==> flow/design.v <==
module pe_fc(
		input clk,
		input rst_n,
		input signed [7:0] data_i,
		input signed [7:0] weight_i,
		input signed [15:0] bias_i,
		input en,
		input bias_en,
		input flush,
		output reg signed [31:0] data_o
);
reg signed [15:0] mul;
reg signed [15:0] add;    
always @(posedge clk or negedge rst_n) begin
	if (!rst_n)
		mul <= 0;
	else 
		mul <= data_i * weight_i;
end
always @(*) begin
	if (en)
		add = mul;
	else if (bias_en)
		add = bias_i;
	else
		add = 0;
end
always @(posedge clk or negedge rst_n) begin
	if (!rst_n)
		data_o <= 0;
	else if (flush)
		data_o <= mul;
	else 
		data_o <= data_o + add;
end
endmodule
module fc_top(
	input wire clk,
	input wire rst_n,
	input wire valid_i,
	input wire [9*8-1:0] data_in,
	input wire [9*8-1:0] weight1,
	input wire [9*8-1:0] weight2,
	input wire [31:0] bias,
	output reg valid_o,
	output reg [7:0] data1_o,
	output reg [7:0] data2_o
);
parameter M0 = 4'd11;  
parameter n = 15;  
reg [9*8-1:0] weight1_inst;
reg [9*8-1:0] weight2_inst;
reg [32-1:0]  bias_inst;
wire signed [7:0] input_div [8:0];
wire signed [7:0] weight1_div [8:0];
wire signed [7:0] weight2_div [8:0];
wire signed [15:0] bias1;
wire signed [15:0] bias2;
reg       fc_en;
reg [3:0] cnt;
reg [5:0] num_cnt;
reg pe_en;
reg bias_en;
reg flush;
reg signed [7:0] pe_data;
reg signed [7:0] pe_weight1;
reg signed [7:0] pe_weight2;
wire signed [31:0] data_o_1,data_o_2;
reg signed [35:0] data_big_1, data_big_2;
genvar input_allo;
generate for (input_allo=0; input_allo<9; input_allo=input_allo+1)
	begin: INPUT_ALLOCATION
		assign input_div[input_allo] = data_in[(input_allo+1)*8 -1-:8];	
	end
endgenerate
genvar weight_allo;
generate for (weight_allo=0; weight_allo<9; weight_allo=weight_allo+1)
	begin: WEIGHT_ALLOCATION
		assign weight1_div[weight_allo] = weight1_inst[(weight_allo+1)*8 -1-:8];	
		assign weight2_div[weight_allo] = weight2_inst[(weight_allo+1)*8 -1-:8];	
	end
endgenerate
assign bias1 = bias_inst[15:0];
assign bias2 = bias_inst[31:16];
always @(posedge clk or negedge rst_n) begin
	if (!rst_n)
		weight1_inst <= 0;
	else if (valid_i)
		weight1_inst <= weight1;
end
always @(posedge clk or negedge rst_n) begin
	if (!rst_n)
		weight2_inst <= 0;
	else if (valid_i)
		weight2_inst <= weight2;
end
always @(posedge clk or negedge rst_n) begin
	if (!rst_n)
		bias_inst <= 0;
	else if (valid_i)
		bias_inst <= bias;
end
always @(posedge clk or negedge rst_n) begin
	if (!rst_n)
		fc_en <= 1'b0;
	else if (valid_i)
		fc_en <= 1'b1;
	else if (cnt == 4'd11)
		fc_en <= 1'b0;
end
always @(posedge clk or negedge rst_n) begin
	if (!rst_n)
		cnt <= 0;
	else if (cnt == 4'd12)
		cnt <= 0;
	else if (valid_i | fc_en)
		cnt <= cnt + 1'b1;
end
always @(posedge clk or negedge rst_n) begin
	if (!rst_n)
		num_cnt <= 0;
	else if (num_cnt == 6'd32 && valid_i)
		num_cnt <= 6'd1;
	else if (valid_i)
		num_cnt <= num_cnt + 1'b1;
end
always @(posedge clk or negedge rst_n) begin
	if (!rst_n)
		pe_en <= 1'b0;
	else if ((cnt>= 5'd1) && (cnt<= 5'd9))
		pe_en <= 1'b1;
	else 
		pe_en <= 1'b0;
end
always @(posedge clk or negedge rst_n) begin
	if (!rst_n)
		bias_en <= 1'b0;
	else if ((cnt== 5'd10) && (num_cnt == 6'd1))
		bias_en <= 1'b1;
	else 
		bias_en <= 1'b0;
end
always @(posedge clk or negedge rst_n) begin
	if (!rst_n)
		flush <= 1'b0;
	else if ((cnt== 5'd1) && (num_cnt == 6'd1))
		flush <= 1'b1;
	else 
		flush <= 1'b0;
end
always @(*) begin
	if ((cnt>= 5'd1) && (cnt<= 5'd9))
		pe_data = input_div[cnt-1];
	else
		pe_data = 0;
end
always @(*) begin
	if ((cnt>= 5'd1) && (cnt<= 5'd9))
		pe_weight1 = weight1_div[cnt-1];
	else
		pe_weight1 = 0;
end
always @(*) begin
	if ((cnt>= 5'd1) && (cnt<= 5'd9))
		pe_weight2 = weight2_div[cnt-1];
	else
		pe_weight2 = 0;
end
pe_fc u_pe_fc1(
	.clk(clk),
	.rst_n(rst_n),
	.data_i(pe_data),
	.weight_i(pe_weight1),
	.bias_i(bias1),
	.en(pe_en),
	.bias_en(bias_en),
	.flush(flush),
	.data_o(data_o_1)
);
pe_fc u_pe_fc2(
	.clk(clk),
	.rst_n(rst_n),
	.data_i(pe_data),
	.weight_i(pe_weight2),
	.bias_i(bias2),
	.en(pe_en),
	.bias_en(bias_en),
	.flush(flush),
	.data_o(data_o_2)
);
always @(posedge clk or negedge rst_n) begin
	if (!rst_n)
		data_big_1 <= 0;
	else
		data_big_1 <= data_o_1 * $signed({1'b0, M0});
end
always @(posedge clk or negedge rst_n) begin
	if (!rst_n)
		data_big_2 <= 0;
	else
		data_big_2 <= data_o_2 * $signed({1'b0, M0});
end
always@(posedge clk or negedge rst_n) begin  
	if(!rst_n)
		data1_o <= 0;
	else if((cnt== 5'd12) && (num_cnt == 6'd32)) begin
		if (data_big_1[35])
			data1_o <= (&data_big_1[35:22])?data_big_1[22:15]:8'h80;
		else 
			data1_o <= data_big_1[35:22]?8'h7f:data_big_1[22:15];
	end
end
always@(posedge clk or negedge rst_n) begin  
	if(!rst_n)
		data2_o <= 0;
	else if((cnt== 5'd12) && (num_cnt == 6'd32)) begin
		if (data_big_2[35])
			data2_o <= (&data_big_2[35:22])?data_big_2[22:15]:8'h80;
		else 
			data2_o <= data_big_2[35:22]?8'h7f:data_big_2[22:15];
	end
end
always@(posedge clk or negedge rst_n) begin
	if(!rst_n)
		valid_o <= 1'b0;
	else if (valid_o)
		valid_o <= 1'b0;
	else if ((cnt== 5'd12) && (num_cnt == 6'd32))
		valid_o <= 1'b1;
end
endmodule 
Reports on fc_top
What the tools print for fc_top, step after step.
Lines are those of the file above, counted from 1.
Cell names lack the library's common part.
{ "inputs": {"top_module": "fc_top", "clk_port": "clk", "library": "sky130hd", "pvt_corner": "tt_025C_1v80"} }

Word level
Counts by Yosys on the flattened word-level netlist (proc, flatten, opt, wreduce). Print and check cells are left out. Cells with the same type and inputs are merged into one.
{ "classes": {"addsub": 5, "n_mul": 4, "n_cmp": 2, "eq_ne": 14, "muxes": 29, "bitwise": 1, "reduce_and_logical": 13} }
{ "op_table": {"columns": ["cell", "n"], "rows": [
  ["32-bit by 5-bit multiplier with 36-bit output with constant B", 2],
  ["8-bit by 8-bit multiplier with 16-bit output", 2],
  ["8-bit parallel mux with 9-bit select", 3],
  ["8-bit two-way mux", 9],
  ["32-bit by 16-bit adder with 32-bit output", 2],
  ["32-bit two-way mux", 2],
  ["16-bit two-way mux", 4],
  ["14-bit AND reduction", 2],
  ["14-bit nonzero test", 2],
  ["4-bit by 3-bit == test with 1-bit output with constant B", 4],
  ["4-bit == test with constant B", 4],
  ["6-bit two-way mux", 2],
  ["4-bit by 1-bit == test with 1-bit output with constant B", 2],
  ["4-bit by 2-bit == test with 1-bit output with constant B", 2],
  ["4-bit two-way mux", 2],
  ["1-bit two-way mux", 7],
  ["2-bit nonzero test", 3],
  ["6-bit by 1-bit adder with 6-bit output with constant B", 1],
  ["6-bit by 1-bit == test with 1-bit output with constant B", 1],
  ["6-bit == test with constant B", 1],
  ["1-bit logical AND", 5],
  ["4-bit by 1-bit adder with 4-bit output with constant B", 1],
  ["4-bit by 1-bit subtractor with 4-bit output with constant B", 1],
  ["4-bit by 1-bit greater-or-equal comparator with 1-bit output with constant B", 1],
  ["4-bit <= comparator with constant B", 1],
  ["4-bit logical NOT", 1],
  ["1-bit OR", 1]
]} }
{ "bits": {"regBits": 375, "in_bits": 251, "output_inout_bits": 17, "elab_cells": 86} }

Depth
Depth = most cells in a row (Yosys ltp): at word level without a register or memory, in the mapped netlist without a sequential cell, where the memories' decode and read muxes count.
{ "logic_depth": {"depth_word": 5, "abc_area": 1, "mapped_depth": 33} }

Netlist
The flow's flattened synthesis, as Yosys stat reports it; memories are mapped. The netlist is that of the ABC_AREA named above (0 if unset); the other value can give another one.
{ "mapped": {"cell_count": 4418, "synth_area_um2": 31106.1, "seqArea_um2": 8633.3, "ff_cells": 345, "buffers": 104} }
{ "by_type": {"columns": ["type", "n"], "rows": [
  ["dfrtp_1", 345],
  ["nand2_1", 1358],
  ["fa_1", 169],
  ["ha_1", 258],
  ["inv_1", 812],
  ["nand3_1", 268],
  ["nor2_1", 344],
  ["o21ai_0", 209],
  ["a21oi_1", 181],
  ["nand4_1", 75],
  ["xor2_1", 46],
  ["xnor2_1", 32],
  ["clkbuf_1", 65],
  ["nor3_1", 46],
  ["o22ai_1", 24],
  ["a21o_1", 18],
  ["or2_2", 19],
  ["o21bai_1", 15]
]} }
Not listed: further types 24, cells in them 134.

Path before layout
Path of least setup slack by OpenSTA after synthesis, without wires, with an ideal clock, recovery checks aside; 20% of the period is set as input and as output delay. Where synthesis merged equal registers, the netlist keeps one of their names.
{ "synth_timing": {"path_type": "input to register", "startpoint": "input data_in[62]", "endpoint": "register u_pe_fc1.mul[12]", "period_ns": 8.0, "arrival_time_ns": 5.523, "slack_ns": 2.398, "delay_ns": 4.002, "stages": 23, "synth_period_reached_ns": 5.602} }
"delay_ns" = arrival - input delay + setup time.
"stages": output pins that drive a net of the path, with the launching flip-flop's if there is one; two outputs of one cell count as two.
"synth_period_reached_ns" is the clock period less the worst setup slack; recovery checks do not enter. This is arithmetic on one report: input and output delays are still those of the set period (20% each).
Between the ends stands the longest chain of elaborated cells between them, by number of cells; it is not shown to be the way that was timed. Of several equally long chains one is given.
A line is the first line of the expression or statement that the cell stems from. Yosys adds cells for indexed reads and writes and turns some case tables into memories.
{ "synth_between": {"path_cell_list": "nand4_1 nand2_1 nor2_1 nand3_1 nand2_1 buf_2 nor2_1 fa_1 inv_1 fa_1 inv_1 fa_1 inv_1 fa_1 inv_1 ha_1 a21o_1 nand3_1 nand2_1 a21oi_1 nor2_1 nor2_1 xor2_1", "elab_chain_len": 3} }
{ "synth_rtl": {"columns": ["element", "line", "rtl"], "rows": [
  ["start, declared", 41, "input wire [9*8-1:0] data_in,"],
  ["8-bit parallel mux with 9-bit select", 153, "pe_data = input_div[cnt-1];"],
  ["8-bit two-way mux", 152, "if ((cnt>= 5'd1) && (cnt<= 5'd9))"],
  ["8-bit by 8-bit multiplier with 16-bit output", 18, "mul <= data_i * weight_i;"],
  ["end, assigned", 16, "mul <= 0;"],
  ["end, assigned", 18, null],
  ["end, declared", 12, "reg signed [15:0] mul;"]
]} }

Worst path after layout
Path of least setup slack in the final report of run 2 (OpenROAD, finished layout, wires in). Where an end is a register, its clock arrival counts in the times.
{ "layout_timing": {"path_type": "register to register", "startpoint": "register cnt[1]", "endpoint": "register u_pe_fc1.mul[15]", "period_ns": 8.2, "arrival_time_ns": 7.83, "slack_ns": 0.89, "stages": 31} }
Between the ends stands the longest chain of elaborated cells between them, by number of cells; it is not shown to be the way that was timed. Of several equally long chains one is given.
At most two assigning lines are given for a register; there are more.
{ "layout_between": {"path_cell_list": "dfrtp_1 inv_1 ha_1 nand2_4 inv_2 nor2_8 nor2_4 nand2_1 nand2_2 nor2_4 nand2_2 nand3_1 nand2_1 inv_1 nand2_1 fa_1 inv_1 fa_1 fa_1 inv_1 fa_1 inv_1 ha_1 a21oi_1 o21ai_0 a21oi_1 inv_1 a21oi_1 inv_1 nand3_1 nand2_1", "elab_chain_len": 5} }
{ "layout_rtl": {"columns": ["element", "line", "rtl"], "rows": [
  ["start, declared", 60, "reg [3:0] cnt;"],
  ["start, assigned", 113, "cnt <= 0;"],
  ["start, assigned", 117, "cnt <= cnt + 1'b1;"],
  ["4-bit by 1-bit subtractor with 4-bit output", 153, "pe_data = input_div[cnt-1];"],
  ["4-bit == test", 153, null],
  ["8-bit parallel mux with 9-bit select", 153, null],
  ["8-bit two-way mux", 152, "if ((cnt>= 5'd1) && (cnt<= 5'd9))"],
  ["8-bit by 8-bit multiplier with 16-bit output", 18, "mul <= data_i * weight_i;"],
  ["end, assigned", 16, "mul <= 0;"],
  ["end, assigned", 18, null],
  ["end, declared", 12, "reg signed [15:0] mul;"]
]} }

==> runs of fc_top <==
Settings and measured results of 5 stored flow runs for module fc_top (sky130hd), not sorted in any way. The constraints put input and output delay at 20% of the set period each and load the outputs with 0.01 pF.
"achieved_period_ns" means the clock period less the worst setup slack. The figure is calculated, with input and output delays left at 20% of the set period.
"critical_path_time_ns" is the time allowed to the run's worst setup path (the clock period less input and output delay, where it has them) less its slack. Clock arrival times count: a late capture clock shortens it, a late launch clock lengthens it.
[
  {
    "run": "run 1",
    "settings": { "ABC_AREA": 1, "CAP_MARGIN": 35, "CELL_PAD_IN_SITES_GLOBAL_PLACEMENT": 1, "CORE_ASPECT_RATIO": 1.24, "CORE_MARGIN": 8, "CORE_UTILIZATION": 64, "CTS_CLUSTER_DIAMETER": 252, "CTS_CLUSTER_SIZE": 57, "GPL_ROUTABILITY_DRIVEN": 0, "MIN_ROUTING_LAYER": "met2", "PLACE_DENSITY_LB_ADDON": 0.08, "SLEW_MARGIN": 20, "TNS_END_PERCENT": 30, "period_ns": 6.59 },
    "outcome": "unfinished; error FLW-0024 in placement"
  },
  {
    "run": "run 2",
    "settings": { "ABC_AREA": 1, "CAP_MARGIN": 15, "CELL_PAD_IN_SITES_GLOBAL_PLACEMENT": 1, "CORE_ASPECT_RATIO": 1.24, "CORE_MARGIN": 8, "CORE_UTILIZATION": 49, "CTS_CLUSTER_DIAMETER": 252, "CTS_CLUSTER_SIZE": 57, "GPL_ROUTABILITY_DRIVEN": 0, "MIN_ROUTING_LAYER": "met2", "PLACE_DENSITY_LB_ADDON": 0.08, "SLEW_MARGIN": 0, "TNS_END_PERCENT": 30, "period_ns": 8.2 },
    "results": { "synthArea_um2": 31106.1, "final_die_area_um2": 71847.3, "post_route_stdcell_area_um2": 34840.9, "util_frac": 0.551, "worstSetupSlack_ns": 0.887, "final_setup_tns_ns": 0.000, "achieved_period_ns": 7.313, "critical_path_time_ns": 7.31, "worst_setup_path_type": "register to register" }
  },
  {
    "run": "run 3",
    "settings": { "CAP_MARGIN": 0, "CELL_PAD_IN_SITES_GLOBAL_PLACEMENT": 1, "CORE_MARGIN": 9, "CORE_UTILIZATION": 40, "CTS_CLUSTER_DIAMETER": 121, "CTS_CLUSTER_SIZE": 65, "PLACE_DENSITY": 0.6, "SLEW_MARGIN": 15, "period_ns": 8.0 },
    "results": { "synthArea_um2": 28112.0, "final_die_area_um2": 80148.4, "post_route_stdcell_area_um2": 32474.9, "util_frac": 0.47, "worstSetupSlack_ns": 0.640, "final_setup_tns_ns": 0.000, "achieved_period_ns": 7.360, "critical_path_time_ns": 7.36, "worst_setup_path_type": "register to register" }
  },
  {
    "run": "run 4",
    "settings": { "CAP_MARGIN": 15, "CELL_PAD_IN_SITES_GLOBAL_PLACEMENT": 1, "CORE_ASPECT_RATIO": 1.24, "CORE_MARGIN": 3, "CORE_UTILIZATION": 49, "CTS_CLUSTER_DIAMETER": 252, "CTS_CLUSTER_SIZE": 57, "GPL_ROUTABILITY_DRIVEN": 0, "MIN_ROUTING_LAYER": "met2", "PLACE_DENSITY_LB_ADDON": 0.08, "SLEW_MARGIN": 0, "period_ns": 8.2 },
    "results": { "synthArea_um2": 28112.0, "final_die_area_um2": 60298.4, "post_route_stdcell_area_um2": 31919.4, "util_frac": 0.563, "worstSetupSlack_ns": 0.605, "final_setup_tns_ns": 0.000, "achieved_period_ns": 7.595, "critical_path_time_ns": 7.60, "worst_setup_path_type": "register to register" }
  },
  {
    "run": "run 5",
    "settings": { "CORE_UTILIZATION": 26, "CTS_CLUSTER_DIAMETER": 325, "GPL_ROUTABILITY_DRIVEN": 0, "HOLD_SLACK_MARGIN": 0.15, "MIN_ROUTING_LAYER": "met1", "PLACE_DENSITY_LB_ADDON": 0.21, "SETUP_SLACK_MARGIN": 1.18, "TNS_END_PERCENT": 35, "period_ns": 8.3, "CAP_MARGIN": 20, "CORE_MARGIN": 2, "SLEW_MARGIN": 20 },
    "results": { "synthArea_um2": 28112.0, "final_die_area_um2": 110769.0, "post_route_stdcell_area_um2": 34257.9, "util_frac": 0.32, "worstSetupSlack_ns": 1.585, "final_setup_tns_ns": 0.000, "achieved_period_ns": 6.715, "critical_path_time_ns": 6.72, "worst_setup_path_type": "register to register" }
  }
]
